==> flow/design.v <==
`timescale 1ns/1ps
  module sbox(
    input [63:0] x0, x1, x2, x3, x4,
    output [63:0] sl0, sl1, sl2, sl3, sl4
    );
            assign sl0 = (x4 & x1) ^ x3 ^ (x2 & x1) ^ x2 ^ (x1 & x0) ^ x1 ^ x0;      
            assign sl1 = x4 ^ (x3 & x2) ^ (x3 & x1) ^ x3 ^ x2 ^ x1 ^ x0 ^ (x2 & x1);
            assign sl2 = (x4 & x3) ^ x4 ^ x2 ^ x1 ^ 64'hffffffffffffffff;               
            assign sl3 = (x4 & x0) ^ (x3 & x0) ^ x4 ^ x3 ^ x2 ^x1 ^ x0;                 
            assign sl4 = (x4 & x1) ^ x4 ^ x3 ^ (x1 & x0) ^ x1;                          
        endmodule
`timescale 1ns / 1ps
module linear_sub(
        input [63:0] x0, x1, x2, x3, x4,
    output [63:0] o0, o1, o2, o3, o4
    );
    assign o0 = x0 ^ ((x0 >> 19) | ((x0 & (1<<19)-1) << (64-19))) ^ ((x0 >> 28) | ((x0 & (1<<28)-1) << (64-28)));
    assign o1 = x1 ^ ((x1 >> 61) | ((x1 & (1<<61)-1) << (64-61))) ^ ((x1 >> 39) | ((x1 & (1<<39)-1) << (64-39)));
    assign o2 = x2 ^ ((x2 >> 1)  | ((x2 & (1<<1)-1) << (64-1)))   ^ ((x2 >> 6)  | ((x2 & (1<<6)-1)  << (64-6)));
    assign o3 = x3 ^ ((x3 >> 10) | ((x3 & (1<<10)-1) << (64-10))) ^ ((x3 >> 17) | ((x3 & (1<<17)-1) << (64-17)));
    assign o4 = x4 ^ ((x4 >> 7)  | ((x4 & (1<<7)-1) << (64-7)))   ^ ((x4 >> 41) | ((x4 & (1<<41)-1) << (64-41)));
endmodule
module RND_Const(
    input  [63:0] x2_in,
    input  [3:0]  rnd,
    input [3:0] rnds,
    output [63:0] x2_out
);
reg [63:0] out_buf;
reg [7:0] rc;
assign x2_out = out_buf;
always @(*) begin
    if(rnds==6)
        rc = 8'h96 - rnd*8'h0F;
    else if(rnds==8)
        rc = 8'hB4 - rnd*8'h0F;
    else
        rc = 8'hF0 - rnd*8'h0F;
    out_buf = x2_in ^ {56'd0, rc};
end
endmodule
`timescale 1ns / 1ps
module Perm(
    input clk,
    input [319:0] S,
    input start,
    input [3:0]rnd_type,
    output reg finish,
    output reg [319:0] S_out
    );
    wire [63:0] x0,x1,x2,x3,x4;
    reg [63:0] x0_t,x1_t,x2_t,x3_t,x4_t;
    reg [3:0] rnd_total,rnd_no;
    always@(posedge clk)begin
    if(start==1)begin
    {x0_t,x1_t,x2_t,x3_t,x4_t}<=S;
    rnd_total<=rnd_type;
    rnd_no<=0;
    finish<=0;
    end
    else if(start!=1 && rnd_no<rnd_total) begin
    x0_t <= x0;
    x1_t <= x1;
    x2_t <= x2;
    x3_t <= x3;
    x4_t <= x4;
    rnd_no<=rnd_no+1;
    end
    else if(rnd_no==rnd_total)begin
    finish<=1;
    S_out<={x0_t,x1_t,x2_t,x3_t,x4_t};
    end
    end
    wire [63:0]a1;
    RND_Const  L1(.rnds(rnd_total),.x2_in(x2_t),.rnd(rnd_no),.x2_out(a1));
    wire [63:0] b0,b1,b2,b3,b4;
    sbox L2(.x0(x0_t),.x1(x1_t),.x2(a1),.x3(x3_t),.x4(x4_t),
            .sl0(b0),.sl1(b1),.sl2(b2),.sl3(b3),.sl4(b4));
    linear_sub L3(.x0(b0),.x1(b1),.x2(b2),.x3(b3),.x4(b4),
            .o0(x0),.o1(x1),.o2(x2),.o3(x3),.o4(x4));
 endmodule           
`timescale 1ns / 1ps
module initialization(
    input [127:0]key,
    input [127:0]nonce,
    input clk,
    input rst,
    input start,
    output reg finish,
    output reg [319:0] state
 );
   reg [319:0]S;
   wire[319:0] perm_out;
   reg [2:0]layer;
   reg perm_start;
   wire perm_done;
   localparam [63:0] IV= 64'h00001000808c0001;
   localparam [3:0] rnd= 4'd12;
   localparam Idle=2'd0;
   localparam Permu=2'd1;
   localparam key_xor =2'd2;
   localparam done =2'd3;
   always@(posedge clk)begin
   if(rst) begin
   layer<= Idle;
   perm_start<=0;
   finish<=0;
   end
   else begin
   case(layer)
       Idle: begin
       if(start) begin
       finish<=0;
       S<={IV,key,nonce};
       perm_start <=1'b1;
       layer<=Permu;
       end
       end
       Permu: begin
       perm_start<=0;
       if(perm_done && !perm_start)begin
       layer<=key_xor;
       S<=perm_out;
       end
       end
       key_xor:begin
       S<=S^{192'b0,key};
       layer<=done;
       end
       done: begin
       state<=S;
       finish<=1;
       layer<=Idle;
       end
       endcase
       end
       end
       Perm P(.clk(clk),.S(S),.start(perm_start),.rnd_type(rnd),.finish(perm_done),.S_out(perm_out));
endmodule
* Reports on initialization
The steps from the RTL of initialization to its reports follow in flow order.
Lines are those of the file above, counted from 1.
Cell names lack the library's common part.
Not given: -
- Top module :: initialization
- Clock port :: clk
- Standard-cell library :: sky130hd
- Corner :: tt_025C_1v80

* Elaborated design
Yosys after proc, flatten, opt, wreduce and memory -nomap, before mapping. Memory bits, and registers merged into a memory's read port (data or address), are not among the register bits. Print and check cells are not counted. Equal cells are merged and count once.
- Multiplexer cells :: 20
- Reductions and logical operators :: 16
- Bitwise logic cells :: 60
- Magnitude comparators :: 1
- Eq/ne operators :: 6
- Divide/modulo/power cells :: 0
- Add/subtract/negate cells :: 2
- Multipliers :: 1
- Shift operators :: 0
** Operator list (number)
- bitwise XOR 64 bit :: 36
- parallel mux 320 bit (select 3 bit) :: 1
- 2-to-1 mux 64 bit :: 10
- 2-to-1 mux 320 bit :: 2
- AND 64 bit :: 8
- bitwise XOR 320 x 128 -> 320 bit :: 1
- bitwise OR 23 x 64 -> 64 bit :: 1
- bitwise OR 25 x 64 -> 64 bit :: 1
- bitwise OR 3 x 64 -> 64 bit :: 1
- bitwise OR 36 x 64 -> 64 bit :: 1
- bitwise OR 45 x 64 -> 64 bit :: 1
- bitwise OR 47 x 64 -> 64 bit :: 1
- bitwise OR 54 x 64 -> 64 bit :: 1
- bitwise OR 57 x 64 -> 64 bit :: 1
- bitwise OR 58 x 64 -> 64 bit :: 1
- bitwise OR 63 x 64 -> 64 bit :: 1
- bitwise XOR 64 x 8 -> 64 bit :: 1
- NOT 64 bit :: 1
- multiplier 4 x 4 -> 8 bit (second input constant) :: 1
- parallel mux 3 bit (select 4 bit) :: 1
- AND reduction 2 bit :: 4
- subtractor 8 bit (first input constant) :: 1
- nonzero test 2 bit :: 3
- == test 3 x 2 -> 1 bit (second input constant) :: 2
- AND reduction 3 bit :: 2
- 2-to-1 mux 3 bit :: 2
- != test 2 bit (second input constant) :: 2
- adder 4 x 1 -> 4 bit (second input constant) :: 1
Other operator kinds: 12; their cells: 17.
- Word-level cells :: 119
- Flip-flop bits (word level) :: 1290
- RAM bits :: 0
- ROM bits :: 0
- Input bits :: 259
- Clocked read ports x word width :: 0
- Bits in latches :: 0
- Memories :: 0

* Logic depth
Longest topological path by Yosys (ltp), each cell counted once; first at word level (registers and memories cut), then after technology mapping (sequential cells cut; the memories' decode and read muxes count).
- Depth in word-level cells :: 16
- ABC_AREA :: 0
- Gate-level depth with buffers :: 14

* After synthesis
Source: synth_stat.txt of the flow (Yosys; design flattened, memories mapped). It holds for the ABC_AREA given above (unset counts as 0); a run with the other value may have another netlist.
The area totals of this step are shown rounded.
** Cells by type
- edfxtp_1 :: number 1280, total area 3.84E+04 um^2
- xnor2_1 :: number 903, total area 7.91E+03 um^2
- xor2_1 :: number 354, total area 3.1E+03 um^2
- mux2_2 :: number 218, total area 2.45E+03 um^2
- nand2_1 :: number 490, total area 1.84E+03 um^2
- o21ai_0 :: number 232, total area 1.16E+03 um^2
- a22o_1 :: number 128, total area 1.12E+03 um^2
- a22oi_1 :: number 128, total area 960.922 um^2
- nor2b_1 :: number 115, total area 719.44 um^2
- nor3_1 :: number 114, total area 570.547 um^2
- clkbuf_1 :: number 127, total area 476.707 um^2
- and2_1 :: number 65, total area 406.64 um^2
- and3_1 :: number 57, total area 356.592 um^2
- xnor2_2 :: number 19, total area 309.046 um^2
- nor2_1 :: number 79, total area 296.534 um^2
- xnor3_1 :: number 13, total area 292.781 um^2
- ha_1 :: number 20, total area 250.24 um^2
- dfxtp_1 :: number 11, total area 220.211 um^2
Not listed: further types 23, cells in them 86.
- Flip-flop cells :: 1291
- Synthesis area :: 61600 um^2
- Cells in the netlist :: 4439
- Area of sequential cells :: 38700 um^2
The figures by module come from a second, unflattened synthesis with its own total; it is not the netlist above.
- Cell total of the unflattened synthesis :: 4152
- Area (unflattened synthesis) :: 65700 um^2
Rows give one instance, submodules left out.
** Modules
- initialization :: area 24700 um^2, times used 1, cells 1503
- Perm :: area 23700 um^2, times used 1, cells 1039
- sbox :: area 8560 um^2, times used 1, cells 1152
- linear_sub :: area 7690 um^2, times used 1, cells 320
- RND_Const :: area 1120 um^2, times used 1, cells 138

* Timing after synthesis
Source: OpenSTA report_checks on the synthesized netlist (no wires, ideal clock, input and output delay 20% of the period each), path of least setup slack; recovery checks are left aside. Register names are those of the netlist, which keeps one name where synthesis merged equal registers.
- Path kind :: register to register
- From :: register perm_start
- To :: register P.S_out[0]
- Path delay :: 44106 ps
- Launch time at the first pin :: 0 ps
- Library setup time :: 4375 ps
- Arrival :: 39731 ps
- Buffers on the path :: 3
- Stages on the path :: 6
- Path slack :: -39106 ps
- Clock period :: 5000 ps
- Period reached after synthesis :: 44106 ps
"path delay" = arrival - input delay + setup time.
"stages on the path" counts driving pins, that of a launching flip-flop among them; a cell with two outputs on the path counts twice.
"period reached after synthesis" = period - worst setup slack (recovery checks aside). The figure is calculated, with input and output delays left at 20% of the set period.
Between the ends stands the longest chain of elaborated cells between them, by number of cells; it is not shown to be the way that was timed. Of several equally long chains one is given.
A line is the first line of the expression or statement that the cell stems from. Yosys adds cells for indexed reads and writes and turns some case tables into memories.
At most two assigning lines are given for a register; there are more.
- Cell sequence :: dfxtp_1 -> clkbuf_1 -> clkbuf_1 -> clkbuf_1 -> nand2b_1 -> nor2_1
- Cells in the longest elaborated chain :: 4
- Elaborated cells between the ends (all ways) :: 4
- Those cells by class :: logic: 2; reduce/logical: 2
** Ends and longest elaborated chain, post-synthesis
- from (decl) :: line 95 : reg perm_start;
- from (assign) :: line 106 : perm_start<=0;
- from (assign) :: line 115 : perm_start <=1'b1;
- NOT 1 bit :: line 61 : else if(start!=1 && rnd_no<rnd_total) begin
- logical AND 1 bit :: line 61
- NOT 1 bit
- AND reduction 3 bit
- to (assign) :: line 71 : S_out<={x0_t,x1_t,x2_t,x3_t,x4_t};
- to (decl) :: line 49 : output reg [319:0] S_out

* Timing after layout
Path of least setup slack in the final report of stored run 1 (OpenROAD, finished layout, wires in). Where an end is a register, its clock arrival counts in the times.
The path's times are printed in steps of 10 ps; the period is the one set.
- Path kind :: register to register
- From :: register P.rnd_no[2]
- To :: register P.x0_t[49]
- Stages on the path :: 13
- Clock period :: 5000 ps
- Buffers on the path :: 0
- Library setup time :: 240 ps
- Arrival :: 4740 ps
- Path slack :: 880 ps
- Launch time at the first pin :: 860 ps
Between the ends stands the longest chain of elaborated cells between them, by number of cells; it is not shown to be the way that was timed. Of several equally long chains one is given.
The path ends at the data pin of a flip-flop with enable; ways to the enable are not counted.
- Cell sequence :: dfxtp_1 -> inv_1 -> fa_1 -> ha_1 -> inv_1 -> ha_1 -> fa_1 -> xnor3_2 -> xnor2_1 -> o21ai_1 -> xor2_1 -> xnor2_1 -> mux2_2
- Cells in the longest elaborated chain :: 14
- Elaborated cells between the ends (all ways) :: 16
- Those cells by class :: add/sub: 1; mul: 1; compare: 1; mux: 2; logic: 10; reduce/logical: 1
** Ends and longest elaborated chain, after layout
- from (decl) :: line 53 : reg [3:0] rnd_total,rnd_no;
- from (assign) :: line 58 : rnd_no<=0;
- from (assign) :: line 67 : rnd_no<=rnd_no+1;
- multiplier 4 x 4 -> 8 bit :: line 38 : rc = 8'hF0 - rnd*8'h0F;
- subtractor 8 bit :: line 38
- bitwise XOR 64 x 8 -> 64 bit :: line 39 : out_buf = x2_in ^ {56'd0, rc};
- AND 64 bit :: line 6 : assign sl0 = (x4 & x1) ^ x3 ^ (x2 & x1) ^ x2 ^ (x1 & x0) ^ x1 ^ x0;
- bitwise XOR 64 bit x5 :: line 6
- bitwise OR 45 x 64 -> 64 bit :: line 17 : assign o0 = x0 ^ ((x0 >> 19) | ((x0 & (1<<19)-1) << (64-19))) ^ ((x0 >> 28) | ((x0 & (1<<28)-1) << (64-28)));
- bitwise XOR 64 bit x2 :: line 17
- 2-to-1 mux 64 bit :: line 61 : else if(start!=1 && rnd_no<rnd_total) begin
- 2-to-1 mux 64 bit :: line 55 : if(start==1)begin
- to (assign) :: line 62 : x0_t <= x0;
- to (decl) :: line 52 : reg [63:0] x0_t,x1_t,x2_t,x3_t,x4_t;

Wiki page: initialization / flow data

Module initialization, platform sky130hd: 3 stored runs of the flow (Yosys, OpenROAD) with differing settings, in no particular order. Input and output delays are each 20% of the period that was set; the output load is 0.01 pF.
"achieved clock period" is the run's clock period less its worst setup slack. It is reckoned from that one timing run; input and output delays stay at 20% of the period that was set.
"worst path time" means the part of the period allowed to the worst setup path (the constraints hold back 20% at inputs and 20% at outputs) less its slack; where the path has registers, the arrival times of their clocks count too.
"worst path time" is known to 10 ps.
Results are given in rounded form.

* Stored run 1
** Files
==> flow/run.sh <==
#!/bin/bash
# the make line also repeats the synthesis and layout settings of config.mk as NAME=value (left out here)
make -C /OpenROAD-flow-scripts/flow DESIGN_CONFIG=/design/flow/config.mk WORK_HOME=/design/flow/orfs CLKGATE_MAP_FILE= finish
==> flow/config.mk <==
export PLATFORM = sky130hd
export DESIGN_NAME = initialization
export DESIGN_NICKNAME = initialization
export VERILOG_FILES = /design/flow/design.v
export SDC_FILE = /design/flow/constraint.sdc
export NUM_CORES = 4
export LEC_CHECK = 0
export CAP_MARGIN = 20
export CELL_PAD_IN_SITES_DETAIL_PLACEMENT = 2
export CORE_ASPECT_RATIO = 1.75
export CORE_MARGIN = 5
export CORE_UTILIZATION = 28
export GPL_ROUTABILITY_DRIVEN = 0
export GPL_TIMING_DRIVEN = 1
export MIN_ROUTING_LAYER = met2
export PLACE_DENSITY = 0.38
export SLEW_MARGIN = 0
export TNS_END_PERCENT = 55
==> flow/constraint.sdc <==
create_clock -name core_clock -period 5.0 [get_ports {clk}]
set_input_delay 1.0000 -clock core_clock [delete_from_list [all_inputs] [get_ports {clk}]]
set_output_delay 1.0000 -clock core_clock [all_outputs]
set_load 0.01 [all_outputs]
** Results
- Achieved clock period :: 4120 ps
- Smallest setup slack :: 880 ps
- Final design utilization :: 35.3%
- Summed negative setup slack :: 0 ps
- Die area :: 230000 um^2
- Standard-cell area after layout :: 77200 um^2
- Worst-case hold slack :: 448 ps
- Worst path time :: 4120 ps
- Kind of the worst setup path :: register to register
- Cell area after synthesis :: 61600 um^2

* Stored run 2
** Files
==> flow/run.sh <==
#!/bin/bash
# the make line also repeats the synthesis and layout settings of config.mk as NAME=value (left out here)
make -C /OpenROAD-flow-scripts/flow DESIGN_CONFIG=/design/flow/config.mk WORK_HOME=/design/flow/orfs CLKGATE_MAP_FILE= finish
==> flow/config.mk <==
export PLATFORM = sky130hd
export DESIGN_NAME = initialization
export DESIGN_NICKNAME = initialization
export VERILOG_FILES = /design/flow/design.v
export SDC_FILE = /design/flow/constraint.sdc
export NUM_CORES = 4
export LEC_CHECK = 0
export ABC_AREA = 1
export CAP_MARGIN = 20
export CELL_PAD_IN_SITES_DETAIL_PLACEMENT = 2
export CORE_ASPECT_RATIO = 1.75
export CORE_MARGIN = 5
export CORE_UTILIZATION = 28
export CTS_CLUSTER_SIZE = 46
export GPL_ROUTABILITY_DRIVEN = 1
export GPL_TIMING_DRIVEN = 0
export HOLD_SLACK_MARGIN = 0.08
export MIN_ROUTING_LAYER = met2
export PLACE_DENSITY = 0.38
export SLEW_MARGIN = 0
export TNS_END_PERCENT = 55
==> flow/constraint.sdc <==
create_clock -name core_clock -period 5.0 [get_ports {clk}]
set_input_delay 1.0000 -clock core_clock [delete_from_list [all_inputs] [get_ports {clk}]]
set_output_delay 1.0000 -clock core_clock [all_outputs]
set_load 0.01 [all_outputs]
** Results
- Standard-cell area after layout :: 81600 um^2
- Summed negative setup slack :: 0 ps
- Final design utilization :: 36.1%
- Die area :: 237000 um^2
- Worst path time :: 4570 ps
- Kind of the worst setup path :: register to register
- Smallest setup slack :: 429 ps
- Achieved clock period :: 4571 ps
- Worst-case hold slack :: 410 ps
- Cell area after synthesis :: 63500 um^2

* Stored run 3
** Files
==> flow/run.sh <==
#!/bin/bash
# the make line also repeats the synthesis and layout settings of config.mk as NAME=value (left out here)
make -C /OpenROAD-flow-scripts/flow DESIGN_CONFIG=/design/flow/config.mk WORK_HOME=/design/flow/orfs CLKGATE_MAP_FILE= finish
==> flow/config.mk <==
export PLATFORM = sky130hd
export DESIGN_NAME = initialization
export DESIGN_NICKNAME = initialization
export VERILOG_FILES = /design/flow/design.v
export SDC_FILE = /design/flow/constraint.sdc
export NUM_CORES = 4
export LEC_CHECK = 0
export CAP_MARGIN = 20
export CELL_PAD_IN_SITES_DETAIL_PLACEMENT = 2
export CORE_ASPECT_RATIO = 1.75
export CORE_MARGIN = 2
export CORE_UTILIZATION = 28
export GPL_ROUTABILITY_DRIVEN = 0
export GPL_TIMING_DRIVEN = 0
export MIN_ROUTING_LAYER = met1
export SLEW_MARGIN = 20
==> flow/constraint.sdc <==
create_clock -name core_clock -period 5.0 [get_ports {clk}]
set_input_delay 1.0000 -clock core_clock [delete_from_list [all_inputs] [get_ports {clk}]]
set_output_delay 1.0000 -clock core_clock [all_outputs]
set_load 0.01 [all_outputs]
** Results
- Final design utilization :: 36.2%
- Smallest setup slack :: -179 ps
- Achieved clock period :: 5179 ps
- Cell area after synthesis :: 61600 um^2
- Summed negative setup slack :: -427 ps
- Die area :: 224000 um^2
- Worst path time :: 5180 ps
- Kind of the worst setup path :: register to register
- Worst-case hold slack :: 459 ps
- Standard-cell area after layout :: 79100 um^2
